==> flow/design.v <==
`timescale 100fs/100fs
module serial
    (  
      input  clk  
    , input  reset  
    , input  enable  
    , input  can_send
    , input [7:0] data_in
    , input  in_stb
    , output wire [7:0] data_out
    , output wire  out_stb
    );
  wire [8:0] c_ds_app_arg;
  wire  c_ds_app_arg_0;
  reg [5:0] maybeToBoola_c_ds_app_arg;
  wire [7:0] c_ds_app_arg_1;
  wire [6:0] result_0;
  wire [7:0] a;
  wire [12:0] result_1;
  reg [6:0] result_2;
  wire [6:0] c_case_alt;
  reg [6:0] c_case_alt_0;
  wire [1:0] dir;
  wire [6:0] c_case_alt_1;
  wire [6:0] c_case_alt_2;
  wire [6:0] c_case_alt_3;
  wire [3:0] a1;
  reg [4:0] inp_n;
  wire signed [63:0] c_inp_n_app_arg;
  reg [5:0] c_app_arg;
  wire [5:0] c_case_alt_4;
  reg [5:0] c_case_alt_5;
  reg [5:0] c_case_alt_6;
  wire [0:0] ctr;
  wire [1:0] ctr_0;
  wire [2:0] ctr_1;
  reg [5:0] result_3;
  reg [5:0] c_case_alt_7;
  reg [5:0] c_case_alt_8;
  reg [5:0] c_case_alt_9;
  wire [20:0] c_case_scrut;
  wire signed [63:0] wild;
  wire signed [63:0] c_wild_app_arg;
  wire  c_ds_app_arg_2;
  reg [31:0] maybeToBoola_c_ds_app_arg_0;
  wire [5:0] c_ds_app_arg_3;
  wire [32:0] result_4;
  wire [5:0] a_0;
  wire signed [63:0] c_r_app_arg;
  wire [15:0] result_5;
  wire signed [63:0] c_ds1_app_arg;
  wire [16:0] r;
  wire [15:0] result_6;
  wire signed [63:0] c_r_app_arg_0;
  wire [15:0] result_7;
  reg [32:0] c_app_arg_0;
  wire [64:0] result_8;
  wire [15:0] x;
  wire [15:0] y;
  wire [3:0] n;
  wire [3:0] n_0;
  wire [3:0] n_1;
  reg [31:0] ds1;
  wire [16:0] r_0;
  wire [16:0] r_1;
  reg [36:0] maybeToBoola_c_ds_app_arg_1;
  wire [8:0] result_9;
  wire [45:0] c_case_alt_10;
  wire [8:0] c_app_arg_1;
  wire [8:0] c_case_alt_11;
  wire [7:0] result_10;
  wire signed [63:0] c_app_arg_2;
  wire signed [63:0] c_app_arg_3;
  wire [31:0] a_1;
  wire [3:0] c_app_arg_4;
  wire [4:0] z;
  wire [3:0] result_11;
  wire [3:0] digitIdx;
  wire [32:0] c_app_arg_5;
  wire [31:0] n_2;
  wire [32:0] number;
  reg [265:0] maybeToBoola_c_ds_app_arg_2;
  wire [8:0] result_12;
  wire signed [63:0] c_wild3_app_arg;
  wire [255:0] result_13;
  wire [255:0] c_app_arg_6;
  wire [4:0] c_app_arg_7;
  wire [4:0] c_app_arg_8;
  wire signed [63:0] c_wild3_app_arg_0;
  wire [7:0] result_14;
  wire [8:0] c_app_arg_9;
  wire [274:0] result_15;
  wire  canSend;
  wire [7:0] a_2;
  wire signed [63:0] wild3;
  wire signed [63:0] wild3_0;
  wire  doSend;
  wire [4:0] readPointer1;
  wire [4:0] writePointer1;
  wire [255:0] memory1;
  wire [7:0] a1_0;
  wire [9:0] eta;
  wire [7:0] c_bv;
  wire signed [63:0] result_selection_res;
  wire [0:0] c_case_alt_selection_9;
  wire [16:0] c_bv_0;
  wire [16:0] c_bv_1;
  wire [16:0] c_bv_2;
  wire [31:0] c_i_29;
  wire [31:0] c_i_31;
  wire [8:0] result;
  assign eta = {can_send,   data_in,   in_stb};
  assign c_ds_app_arg = eta[0:0] ? {1'b1,eta[8:1]} : {1'b0,8'bxxxxxxxx};
  assign c_ds_app_arg_0 = c_ds_app_arg[8:8] ? 1'b1 : 1'b0;
  always @(posedge clk or  posedge  reset) begin : maybeToBoola_c_ds_app_arg_register
    if ( reset) begin
      maybeToBoola_c_ds_app_arg <= {3'b000,1'd1,2'bxx};
    end else if (c_ds_app_arg_0) begin
      maybeToBoola_c_ds_app_arg <= result_1[12:7];
    end
  end
  assign c_ds_app_arg_1 = c_ds_app_arg[8:8] ? a : 8'b00000111;
  assign result_0 = result_1[6:0];
  assign a = c_ds_app_arg[7:0];
  assign result_1 = {c_app_arg,   result_2};
  always @(*) begin
    case(maybeToBoola_c_ds_app_arg[5:3])
      3'b100 : result_2 = c_case_alt_0;
      3'b101 : result_2 = c_case_alt;
      default : result_2 = {1'b0,6'bxxxxxx};
    endcase
  end
  assign c_case_alt = inp_n[4:4] ? {1'b1,{2'b11,4'bxxxx}} : {1'b0,6'bxxxxxx};
  always @(*) begin
    case(dir)
      2'b00 : c_case_alt_0 = c_case_alt_3;
      2'b01 : c_case_alt_0 = c_case_alt_2;
      default : c_case_alt_0 = c_case_alt_1;
    endcase
  end
  assign dir = maybeToBoola_c_ds_app_arg[2:1];
  assign c_case_alt_1 = inp_n[4:4] ? {1'b1,{2'b10,a1}} : {1'b0,6'bxxxxxx};
  assign c_case_alt_2 = inp_n[4:4] ? {1'b1,{2'b01,a1}} : {1'b0,6'bxxxxxx};
  assign c_case_alt_3 = inp_n[4:4] ? {1'b1,{2'b00,a1}} : {1'b0,6'bxxxxxx};
  assign a1 = inp_n[3:0];
  always @(*) begin
    case(c_ds_app_arg_1)
      8'b00000111 : inp_n = {1'b0,4'bxxxx};
      default : inp_n = {1'b1,$unsigned(c_inp_n_app_arg[0+:4])};
    endcase
  end
  assign c_bv = (c_ds_app_arg_1 & 8'b00001111);
  assign c_inp_n_app_arg = $unsigned({{(64-8) {1'b0}},c_bv});
  always @(*) begin
    case(maybeToBoola_c_ds_app_arg[5:3])
      3'b000 : c_app_arg = result_3;
      3'b001 : c_app_arg = c_case_alt_6;
      3'b010 : c_app_arg = c_case_alt_5;
      3'b011 : c_app_arg = c_case_alt_4;
      3'b100 : c_app_arg = {3'b000,1'd0,2'bxx};
      3'b101 : c_app_arg = {3'b110,3'bxxx};
      default : c_app_arg = {3'b110,3'bxxx};
    endcase
  end
  assign c_case_alt_4 = ctr ? {3'b011,ctr - 1'd1,2'bxx} : {3'b100,2'd1,1'bx};
  always @(*) begin
    case(ctr_0)
      2'd0 : c_case_alt_5 = {3'b100,2'd2,1'bx};
      default : c_case_alt_5 = {3'b010,ctr_0 - 2'd1,1'bx};
    endcase
  end
  always @(*) begin
    case(ctr_1)
      3'd0 : c_case_alt_6 = {3'b100,2'd0,1'bx};
      default : c_case_alt_6 = {3'b001,ctr_1 - 3'd1};
    endcase
  end
  assign ctr = maybeToBoola_c_ds_app_arg[2:2];
  assign ctr_0 = maybeToBoola_c_ds_app_arg[2:1];
  assign ctr_1 = maybeToBoola_c_ds_app_arg[2:0];
  assign result_selection_res = (($unsigned(wild)) <= 64'd1114111) ? 64'sd1 : 64'sd0;
  always @(*) begin
    case(result_selection_res)
      64'sd1 : result_3 = c_case_alt_7;
      default : result_3 = {6 {1'bx}};
    endcase
  end
  assign c_case_alt_selection_9 = maybeToBoola_c_ds_app_arg[2:2];
  always @(*) begin
    case(c_case_alt_selection_9)
      1'd0 : c_case_alt_7 = c_case_alt_9;
      1'd1 : c_case_alt_7 = c_case_alt_8;
      default : c_case_alt_7 = {6 {1'bx}};
    endcase
  end
  always @(*) begin
    case(c_case_scrut)
      21'd10 : c_case_alt_8 = {3'b101,3'bxxx};
      21'd100 : c_case_alt_8 = {3'b010,2'd3,1'bx};
      21'd102 : c_case_alt_8 = {3'b001,3'd6};
      21'd117 : c_case_alt_8 = {3'b011,1'd1,2'bxx};
      default : c_case_alt_8 = {6 {1'bx}};
    endcase
  end
  always @(*) begin
    case(c_case_scrut)
      21'd10 : c_case_alt_9 = {3'b000,1'd1,2'bxx};
      default : c_case_alt_9 = {6 {1'bx}};
    endcase
  end
  assign c_case_scrut = $unsigned(wild[0+:21]);
  assign wild = $signed(c_wild_app_arg);
  assign c_wild_app_arg = $unsigned({{(64-8) {1'b0}},c_ds_app_arg_1});
  assign c_ds_app_arg_2 = result_0[6:6] ? 1'b1 : 1'b0;
  always @(posedge clk or  posedge  reset) begin : maybeToBoola_c_ds_app_arg_0_register
    if ( reset) begin
      maybeToBoola_c_ds_app_arg_0 <= {16'd0,   16'd0};
    end else if (c_ds_app_arg_2) begin
      maybeToBoola_c_ds_app_arg_0 <= result_8[64:33];
    end
  end
  assign c_ds_app_arg_3 = result_0[6:6] ? a_0 : {2'b00,4'd0};
  assign result_4 = result_8[32:0];
  assign a_0 = result_0[5:0];
  assign c_r_app_arg = $unsigned({{(64-4) {1'b0}},n});
  assign c_bv_0 = (r_0);
  assign result_5 = (( c_bv_0[17-1] ) == 1'b0) ? (r_0[0+:16]) : 16'd65535;
  assign c_ds1_app_arg = $unsigned({{(64-4) {1'b0}},n_1});
  assign r =  y - ($unsigned(c_ds1_app_arg[0+:16]));
  assign c_bv_1 = (r);
  assign result_6 = (( c_bv_1[17-1] ) == 1'b0) ? (r[0+:16]) : (16'd0);
  assign c_r_app_arg_0 = $unsigned({{(64-4) {1'b0}},n_0});
  assign c_bv_2 = (r_1);
  assign result_7 = (( c_bv_2[17-1] ) == 1'b0) ? (r_1[0+:16]) : 16'd65535;
  always @(*) begin
    case(c_ds_app_arg_3[5:4])
      2'b11 : c_app_arg_0 = {1'b1,({{(32-16) {1'b0}},x}) * ({{(32-16) {1'b0}},y})};
      default : c_app_arg_0 = {1'b0,32'bxxxxxxxxxxxxxxxxxxxxxxxxxxxxxxxx};
    endcase
  end
  assign result_8 = {{ds1[31:16],   ds1[15:0]},
                     c_app_arg_0};
  assign x = maybeToBoola_c_ds_app_arg_0[31:16];
  assign y = maybeToBoola_c_ds_app_arg_0[15:0];
  assign n = c_ds_app_arg_3[3:0];
  assign n_0 = c_ds_app_arg_3[3:0];
  assign n_1 = c_ds_app_arg_3[3:0];
  always @(*) begin
    case(c_ds_app_arg_3[5:4])
      2'b00 : ds1 = {result_5,   y};
      2'b01 : ds1 = {x,   result_6};
      2'b10 : ds1 = {x,   result_7};
      default : ds1 = maybeToBoola_c_ds_app_arg_0;
    endcase
  end
  assign r_0 = x + ($unsigned(c_r_app_arg[0+:16]));
  assign r_1 = y + ($unsigned(c_r_app_arg_0[0+:16]));
  always @(posedge clk or  posedge  reset) begin : maybeToBoola_c_ds_app_arg_1_register
    if ( reset) begin
      maybeToBoola_c_ds_app_arg_1 <= {{1'b0,32'bxxxxxxxxxxxxxxxxxxxxxxxxxxxxxxxx},   4'd0};
    end else if (enable) begin
      maybeToBoola_c_ds_app_arg_1 <= c_case_alt_10[45:9];
    end
  end
  assign result_9 = c_case_alt_10[8:0];
  assign c_case_alt_10 = {{c_app_arg_5,
                           c_app_arg_4},   c_app_arg_1};
  assign c_app_arg_1 = (digitIdx < 4'd8) ? c_case_alt_11 : {1'b0,8'bxxxxxxxx};
  assign c_case_alt_11 = number[32:32] ? {1'b1,result_10} : {1'b0,8'bxxxxxxxx};
  assign result_10 = (a_1 <= 32'd9) ? ($unsigned(c_app_arg_2[0+:8])) : ($unsigned(c_app_arg_3[0+:8]));
  assign c_i_29 = (32'd48 | a_1);
  assign c_app_arg_2 = $unsigned({{(64-32) {1'b0}},c_i_29});
  assign c_i_31 = (a_1 + 32'd87);
  assign c_app_arg_3 = $unsigned({{(64-32) {1'b0}},c_i_31});
  assign a_1 = n_2 >> (64'sd28);
  assign c_app_arg_4 = number[32:32] ? result_11 : 4'd0;
  assign z = digitIdx + 4'd1;
  assign result_11 = (z > 5'd8) ? 4'd8 : (z[0+:4]);
  assign digitIdx = maybeToBoola_c_ds_app_arg_1[3:0];
  assign c_app_arg_5 = number[32:32] ? {1'b1,n_2 << (64'sd4)} : result_4;
  assign n_2 = number[31:0];
  assign number = maybeToBoola_c_ds_app_arg_1[36:4];
  always @(posedge clk or  posedge  reset) begin : maybeToBoola_c_ds_app_arg_2_register
    if ( reset) begin
      maybeToBoola_c_ds_app_arg_2 <= {{8'b00000001,   8'b00000001,   8'b00000001,   8'b00000001,   8'b00000001,
    8'b00000001,   8'b00000001,   8'b00000001,   8'b00000001,   8'b00000001,
    8'b00000001,   8'b00000001,   8'b00000001,   8'b00000001,   8'b00000001,
    8'b00000001,   8'b00000001,   8'b00000001,   8'b00000001,   8'b00000001,
    8'b00000001,   8'b00000001,   8'b00000001,   8'b00000001,   8'b00000001,
    8'b00000001,   8'b00000001,   8'b00000001,   8'b00000001,   8'b00000001,
    8'b00000001,   8'b00000001},   5'd0,   5'd0};
    end else if (enable) begin
      maybeToBoola_c_ds_app_arg_2 <= result_15[274:9];
    end
  end
  assign result_12 = result_15[8:0];
  assign c_wild3_app_arg = $unsigned({{(64-5) {1'b0}},writePointer1});
  genvar i;
  generate
  for (i=0;i<32;i=i+1) begin : vector_replace
    assign result_13[(31-i)*8+:8] = (wild3) == i ? a_2 : memory1[(31-i)*8+:8];
  end
  endgenerate
  assign c_app_arg_6 = result_9[8:8] ? result_13 : memory1;
  assign c_app_arg_7 = result_9[8:8] ? (writePointer1 + 5'd1) : writePointer1;
  assign c_app_arg_8 = doSend ? (readPointer1 + 5'd1) : readPointer1;
  assign c_wild3_app_arg_0 = $unsigned({{(64-5) {1'b0}},readPointer1});
  wire [7:0] vecArray [0:32-1];
  genvar i_0;
  generate
  for (i_0=0; i_0 < 32; i_0=i_0+1) begin : mk_array
    assign vecArray[(32-1)-i_0] = memory1[i_0*8+:8];
  end
  endgenerate
  assign result_14 = vecArray[(wild3_0)];
  assign c_app_arg_9 = doSend ? {1'b1,result_14} : {1'b0,8'bxxxxxxxx};
  assign result_15 = {{c_app_arg_6,
                       c_app_arg_7,   c_app_arg_8},   c_app_arg_9};
  assign canSend = eta[9:9];
  assign a_2 = result_9[7:0];
  assign wild3 = $signed(c_wild3_app_arg);
  assign wild3_0 = $signed(c_wild3_app_arg_0);
  assign doSend = canSend ? (writePointer1 > readPointer1) : 1'b0;
  assign readPointer1 = maybeToBoola_c_ds_app_arg_2[4:0];
  assign writePointer1 = maybeToBoola_c_ds_app_arg_2[9:5];
  assign memory1 = maybeToBoola_c_ds_app_arg_2[265:10];
  assign result = result_12[8:8] ? {a1_0,
                                    1'b1} : {{8 {1'bx}},   1'b0};
  assign a1_0 = result_12[7:0];
  assign data_out = result[8:1];
  assign out_stb = result[0:0];
endmodule
Step by step through the tools: serial --
Tool output for the design above before and after an edit, in the order of the flow. Lines under "original" count in the file above, lines under "edited" in the edited file. "change": "edited" minus "original" as printed here. Operators: Yosys type, input widths -> output width; for muxes data width and select width s. Not given: n/a
Design: design top serial, clock port clk, library sky130hd, timing corner tt_025C_1v80

The edit --
The edit as a unified diff against the file above. The edit is scripted: it alters the design's behaviour and was not made to optimise anything.
begin of diff
@@ -134,5 +134,4 @@
   always @(*) begin
     case(dir)
-      2'b00 : c_case_alt_0 = c_case_alt_3;
       2'b01 : c_case_alt_0 = c_case_alt_2;
       default : c_case_alt_0 = c_case_alt_1;
end of diff

Word level --
Source: Yosys, flattened and elaborated. Widths are those after wreduce. Registers that Yosys merges into a memory's read port (data or address) are not register bits. Print and check cells do not count. Equal cells are merged and count once.
Operators by class:
- reduce/logical cells | original 43, edited 43, change 0
- bitwise gates (word level) | original 4, edited 4, change 0
- equality and inequality tests | original 77, edited 77, change 0
- multiplexer cells | original 71, edited 70, change -1
- order comparisons | original 5, edited 5, change 0
- $add $sub $neg | original 10, edited 10, change 0
- multipliers | original 1, edited 1, change 0
Operator list:
- $pmux 7 s2 | original 2, edited 1, change -1
Operator kinds equal on both sides are left out: 52.
Bit counts:
- output and inout port bits | original 9, edited 9, change 0
- register bits after elaboration | original 341, edited 341, change 0
- cells after elaboration | original 249, edited 248, change -1

Logic depth --
Depth = most cells in a row (Yosys ltp): at word level without a register or memory, in the mapped netlist without a sequential cell, where the memories' decode and read muxes count.
Logic depth:
- word-level depth | original 11, edited 11, change 0
- ABC_AREA | original 0, edited 0
- gate-level depth with buffers | original 25, edited 24, change -1
- mapped depth without buffers | original 22, edited 21, change -1

Netlist --
Yosys stat after the flow's synthesis: flattened, memories mapped to cells. It holds for the ABC_AREA given above (unset counts as 0); a run with the other value may have another netlist.
Synthesis totals:
- mapped flip-flops | original 309, edited 309, change 0
- cell count | original 2692, edited 2732, change +40
- sequential part of the area (sq um) | original 7773.7, edited 7773.7, change 0.0
- buffer cells | original 187, edited 175, change -12
- cell area after synthesis (sq um) | original 24154.4, edited 24247.0, change +92.6
Cell types:
- sky130_fd_sc_hd__nand3_1 | original 49, edited 66, change +17
- sky130_fd_sc_hd__nand4_1 | original 26, edited 13, change -13
- sky130_fd_sc_hd__a221o_1 | original 15, edited 2, change -13
- sky130_fd_sc_hd__buf_2 | original 14, edited 1, change -13
- sky130_fd_sc_hd__a22oi_1 | original 32, edited 44, change +12
- sky130_fd_sc_hd__nand2_1 | original 469, edited 480, change +11
- sky130_fd_sc_hd__a32oi_1 | original 4, edited 15, change +11
- sky130_fd_sc_hd__o21ai_0 | original 292, edited 302, change +10
- sky130_fd_sc_hd__mux2_2 | original 43, edited 34, change -9
- sky130_fd_sc_hd__inv_1 | original 269, edited 277, change +8
- sky130_fd_sc_hd__nand2b_1 | original 7, edited 15, change +8
- sky130_fd_sc_hd__o22ai_1 | original 6, edited 14, change +8
- sky130_fd_sc_hd__or3_1 | original 3, edited 11, change +8
- sky130_fd_sc_hd__a21o_1 | original 10, edited 17, change +7
- sky130_fd_sc_hd__a22o_1 | original 29, edited 23, change -6
- sky130_fd_sc_hd__a31oi_1 | original 22, edited 16, change -6
- sky130_fd_sc_hd__nor3_1 | original 18, edited 23, change +5
- sky130_fd_sc_hd__a32o_1 | original 7, edited 2, change -5
Cell types equal on both sides are left out: 13. The list need not be complete.

Timing after synthesis --
Path of least setup slack by OpenSTA after synthesis, without wires, with an ideal clock, recovery checks aside; 20% of the period is set as input and as output delay. Where synthesis merged equal registers, the netlist keeps one of their names.
Timing path after synthesis:
- path kind | original flip-flop to flip-flop, edited flip-flop to flip-flop
- start | original register maybeToBoola_c_ds_app_arg_0[7], edited register maybeToBoola_c_ds_app_arg_0[8]
- end | original register maybeToBoola_c_ds_app_arg_1[26], edited register maybeToBoola_c_ds_app_arg_1[33]
- delay of the path (ns) | original 6.184, edited 6.334, change +0.150
- required time (ns) | original 9.934, edited 9.857, change -0.077
- buffers on the path | original 3, edited 4, change +1
- library setup time (ns) | original 0.066, edited 0.143, change +0.077
- clock period (ns) | original 10.0, edited 10.0, change 0.0
- arrival time (ns) | original 6.118, edited 6.191, change +0.073
- stages | original 23, edited 25, change +2
- time at the first pin (ns) | original 0.000, edited 0.000, change 0.000
- path slack (ns) | original 3.816, edited 3.666, change -0.150
- synthesis period reached (ns) | original 6.184, edited 6.334, change +0.150
"delay of the path" is the arrival time less input delay plus setup time. "stages" counts driving pins, that of a launching flip-flop among them; a cell with two outputs on the path counts twice. "synthesis period reached" is the clock period less the worst setup slack; recovery checks do not enter. This is arithmetic on one report: input and output delays are still those of the set period (20% each). The rows between start and end are the longest chain of elaborated cells between them; the timing report does not say that the signal goes this way. Where chains are equally long, one stands for them. A line is the first line of the expression or statement that the cell stems from. Yosys adds cells for indexed reads and writes and turns some case tables into memories.
On the way, after synthesis, original: path through sky130_fd_sc_hd__dfrtp_1 -> sky130_fd_sc_hd__clkbuf_1 -> sky130_fd_sc_hd__clkbuf_1 -> sky130_fd_sc_hd__nand2_1 -> sky130_fd_sc_hd__fa_1 -> sky130_fd_sc_hd__inv_1 -> sky130_fd_sc_hd__fa_1 -> sky130_fd_sc_hd__inv_1 -> sky130_fd_sc_hd__fa_1 -> sky130_fd_sc_hd__inv_1 -> sky130_fd_sc_hd__fa_1 -> sky130_fd_sc_hd__fa_1 -> sky130_fd_sc_hd__inv_1 -> sky130_fd_sc_hd__fa_1 -> sky130_fd_sc_hd__inv_1 -> sky130_fd_sc_hd__ha_1 -> sky130_fd_sc_hd__clkbuf_1 -> sky130_fd_sc_hd__nand2_1 -> sky130_fd_sc_hd__or3_1 -> sky130_fd_sc_hd__o221ai_1 -> sky130_fd_sc_hd__a211oi_1 -> sky130_fd_sc_hd__a2111oi_0 -> sky130_fd_sc_hd__a221o_1, cells in the longest elaborated chain 3, elaborated cells between the ends (all ways) 3
RTL lines, path after synthesis, original:
- start: declaration | RTL line 45 | reg [31:0] maybeToBoola_c_ds_app_arg_0;
- start: assignment | RTL line 217 | maybeToBoola_c_ds_app_arg_0 <= {16'd0,   16'd0};
- start: assignment | RTL line 219 | maybeToBoola_c_ds_app_arg_0 <= result_8[64:33];
- $mul 16x16->32 | RTL line 237 | 2'b11 : c_app_arg_0 = {1'b1,({{(32-16) {1'b0}},x}) * ({{(32-16) {1'b0}},y})};
- $mux 33 | RTL line 236 | case(c_ds_app_arg_3[5:4])
- $mux 33 | RTL line 280 | assign c_app_arg_5 = number[32:32] ? {1'b1,n_2 << (64'sd4)} : result_4;
- end: assignment | RTL line 260 | maybeToBoola_c_ds_app_arg_1 <= {{1'b0,32'bxxxxxxxxxxxxxxxxxxxxxxxxxxxxxxxx},   4'd0};
- end: assignment | RTL line 262 | maybeToBoola_c_ds_app_arg_1 <= c_case_alt_10[45:9];
- end: declaration | RTL line 66 | reg [36:0] maybeToBoola_c_ds_app_arg_1;
On the way, after synthesis, edited: path through sky130_fd_sc_hd__dfrtp_1 -> sky130_fd_sc_hd__clkbuf_1 -> sky130_fd_sc_hd__clkbuf_1 -> sky130_fd_sc_hd__clkbuf_1 -> sky130_fd_sc_hd__nand2_1 -> sky130_fd_sc_hd__fa_1 -> sky130_fd_sc_hd__inv_1 -> sky130_fd_sc_hd__fa_1 -> sky130_fd_sc_hd__inv_1 -> sky130_fd_sc_hd__fa_1 -> sky130_fd_sc_hd__inv_1 -> sky130_fd_sc_hd__fa_1 -> sky130_fd_sc_hd__fa_1 -> sky130_fd_sc_hd__inv_1 -> sky130_fd_sc_hd__fa_1 -> sky130_fd_sc_hd__inv_1 -> sky130_fd_sc_hd__ha_1 -> sky130_fd_sc_hd__clkbuf_1 -> sky130_fd_sc_hd__nand3_1 -> sky130_fd_sc_hd__or3_1 -> sky130_fd_sc_hd__a21oi_1 -> sky130_fd_sc_hd__a211oi_1 -> sky130_fd_sc_hd__o31ai_1 -> sky130_fd_sc_hd__xnor2_1 -> sky130_fd_sc_hd__o221ai_1, cells in the longest elaborated chain 3, elaborated cells between the ends (all ways) 3
RTL lines, path after synthesis, edited:
- start: declaration | RTL line 45 | reg [31:0] maybeToBoola_c_ds_app_arg_0;
- start: assignment | RTL line 216 | maybeToBoola_c_ds_app_arg_0 <= {16'd0,   16'd0};
- start: assignment | RTL line 218 | maybeToBoola_c_ds_app_arg_0 <= result_8[64:33];
- $mul 16x16->32 | RTL line 236 | 2'b11 : c_app_arg_0 = {1'b1,({{(32-16) {1'b0}},x}) * ({{(32-16) {1'b0}},y})};
- $mux 33 | RTL line 235 | case(c_ds_app_arg_3[5:4])
- $mux 33 | RTL line 279 | assign c_app_arg_5 = number[32:32] ? {1'b1,n_2 << (64'sd4)} : result_4;
- end: assignment | RTL line 259 | maybeToBoola_c_ds_app_arg_1 <= {{1'b0,32'bxxxxxxxxxxxxxxxxxxxxxxxxxxxxxxxx},   4'd0};
- end: assignment | RTL line 261 | maybeToBoola_c_ds_app_arg_1 <= c_case_alt_10[45:9];
- end: declaration | RTL line 66 | reg [36:0] maybeToBoola_c_ds_app_arg_1;

Worst path after layout --
From the final timing report of each run of set A: the path of least setup slack in the routed layout; clock arrival at registers is part of the times.
Timing path after layout:
- path kind | original flip-flop to flip-flop, edited flip-flop to output port
- start | original register maybeToBoola_c_ds_app_arg_0[9], edited register maybeToBoola_c_ds_app_arg_2[2]
- end | original register maybeToBoola_c_ds_app_arg_1[31], edited output port out_stb
- library setup time (ns) | original 0.14
- stages | original 21, edited 10, change -11
- output delay (ns) | edited 2.00
- buffers on the path | original 0, edited 2, change +2
- arrival time (ns) | original 7.09, edited 4.71, change -2.38
- clock period (ns) | original 10.0, edited 10.0, change 0.0
- path slack (ns) | original 3.34, edited 3.29, change -0.05
- required time (ns) | original 10.43, edited 8.00, change -2.43
- time at the first pin (ns) | original 0.56, edited 0.55, change -0.01
The rows between start and end are the longest chain of elaborated cells between them; the timing report does not say that the signal goes this way. Where chains are equally long, one stands for them.
On the way, after layout, original: path through sky130_fd_sc_hd__dfrtp_1 -> sky130_fd_sc_hd__nand2_1 -> sky130_fd_sc_hd__fa_1 -> sky130_fd_sc_hd__inv_1 -> sky130_fd_sc_hd__fa_1 -> sky130_fd_sc_hd__inv_1 -> sky130_fd_sc_hd__fa_1 -> sky130_fd_sc_hd__inv_1 -> sky130_fd_sc_hd__fa_1 -> sky130_fd_sc_hd__fa_1 -> sky130_fd_sc_hd__inv_1 -> sky130_fd_sc_hd__fa_1 -> sky130_fd_sc_hd__inv_1 -> sky130_fd_sc_hd__ha_1 -> sky130_fd_sc_hd__a21oi_1 -> sky130_fd_sc_hd__nand2_1 -> sky130_fd_sc_hd__a211oi_1 -> sky130_fd_sc_hd__o211ai_1 -> sky130_fd_sc_hd__a41oi_1 -> sky130_fd_sc_hd__xor2_1 -> sky130_fd_sc_hd__o21ai_0, cells in the longest elaborated chain 3, elaborated cells between the ends (all ways) 3
RTL lines, path after layout, original:
- start: declaration | RTL line 45 | reg [31:0] maybeToBoola_c_ds_app_arg_0;
- start: assignment | RTL line 217 | maybeToBoola_c_ds_app_arg_0 <= {16'd0,   16'd0};
- start: assignment | RTL line 219 | maybeToBoola_c_ds_app_arg_0 <= result_8[64:33];
- $mul 16x16->32 | RTL line 237 | 2'b11 : c_app_arg_0 = {1'b1,({{(32-16) {1'b0}},x}) * ({{(32-16) {1'b0}},y})};
- $mux 33 | RTL line 236 | case(c_ds_app_arg_3[5:4])
- $mux 33 | RTL line 280 | assign c_app_arg_5 = number[32:32] ? {1'b1,n_2 << (64'sd4)} : result_4;
- end: assignment | RTL line 260 | maybeToBoola_c_ds_app_arg_1 <= {{1'b0,32'bxxxxxxxxxxxxxxxxxxxxxxxxxxxxxxxx},   4'd0};
- end: assignment | RTL line 262 | maybeToBoola_c_ds_app_arg_1 <= c_case_alt_10[45:9];
- end: declaration | RTL line 66 | reg [36:0] maybeToBoola_c_ds_app_arg_1;
On the way, after layout, edited: path through sky130_fd_sc_hd__dfrtp_2 -> sky130_fd_sc_hd__buf_4 -> sky130_fd_sc_hd__inv_1 -> sky130_fd_sc_hd__ha_1 -> sky130_fd_sc_hd__o21a_1 -> sky130_fd_sc_hd__o21a_1 -> sky130_fd_sc_hd__o21a_1 -> sky130_fd_sc_hd__o221ai_1 -> sky130_fd_sc_hd__inv_1 -> sky130_fd_sc_hd__clkdlybuf4s50_1, cells in the longest elaborated chain 4, elaborated cells between the ends (all ways) 4
RTL lines, path after layout, edited:
- start: declaration | RTL line 82 | reg [265:0] maybeToBoola_c_ds_app_arg_2;
- start: assignment | RTL line 284 | maybeToBoola_c_ds_app_arg_2 <= {{8'b00000001,   8'b00000001,   8'b00000001,   8'b00000001,   8'b00000001,
- start: assignment | RTL line 292 | maybeToBoola_c_ds_app_arg_2 <= result_15[274:9];
- $gt 5x5->1 | RTL line 322 | assign doSend = canSend ? (writePointer1 > readPointer1) : 1'b0;
- $mux 1 | RTL line 322
- $mux 9 | RTL line 315 | assign c_app_arg_9 = doSend ? {1'b1,result_14} : {1'b0,8'bxxxxxxxx};
- $mux 9 | RTL line 326 | assign result = result_12[8:8] ? {a1_0,
- end: declaration | RTL line 11 | , output wire  out_stb

Flow runs --
Runs of the flow (Yosys, OpenROAD) on both versions; the two runs of a pair have the same settings. The constraints put input and output delay at 20% of the set period each and load the outputs with 0.01 pF.
Settings, set A: CORE_UTILIZATION 40, period_ns 10.0, CAP_MARGIN 20, CORE_MARGIN 2, SLEW_MARGIN 20
Measured results, set A:
- clock period reached (ns) | original 6.665, edited 6.710, change +0.045
- std-cell area (final layout) (sq um) | original 26045.0, edited 26183.9, change +138.9
- utilization after routing | original 0.434, edited 0.435, change +0.001
- power consumption (µW) | original 4094, edited 3627, change -467
- netlist area reported by Yosys (sq um) | original 24154.4, edited 24247.0, change +92.6
- worst setup slack after layout (ns) | original 3.335, edited 3.290, change -0.045
- sum of negative setup slack (ns) | original 0.000, edited 0.000, change 0.000
- total die area (sq um) | original 62367.6, edited 62602.5, change +234.9
- worst hold slack in the final report (ns) | original 0.473, edited 0.472, change -0.001
Settings, set B: ABC_AREA 1, CORE_UTILIZATION 57, CTS_CLUSTER_DIAMETER 154, GPL_ROUTABILITY_DRIVEN 1, PLACE_DENSITY_LB_ADDON 0.21, SETUP_SLACK_MARGIN 0.88, TNS_END_PERCENT 15, period_ns 11.4, CAP_MARGIN 20, CORE_MARGIN 2, SLEW_MARGIN 20
Measured results, set B:
- clock period reached (ns) | original 6.535, edited 6.370, change -0.165
- std-cell area (final layout) (sq um) | original 27646.5, edited 28257.1, change +610.6
- utilization after routing | original 0.613, edited 0.62, change +0.007
- power consumption (µW) | original 3726, edited 3913, change +187
- netlist area reported by Yosys (sq um) | original 25911.1, edited 26445.4, change +534.3
- worst setup slack after layout (ns) | original 4.865, edited 5.030, change +0.165
- sum of negative setup slack (ns) | original 0.000, edited 0.000, change 0.000
- total die area (sq um) | original 47180.2, edited 48134.2, change +954.0
- worst hold slack in the final report (ns) | original 0.476, edited 0.475, change -0.001
"clock period reached" is the run's clock period less its worst setup slack. It is reckoned from that one timing run; input and output delays stay at 20% of the period that was set. "power consumption" rests on the timing tool's default activity at the inputs, not on a simulated workload.
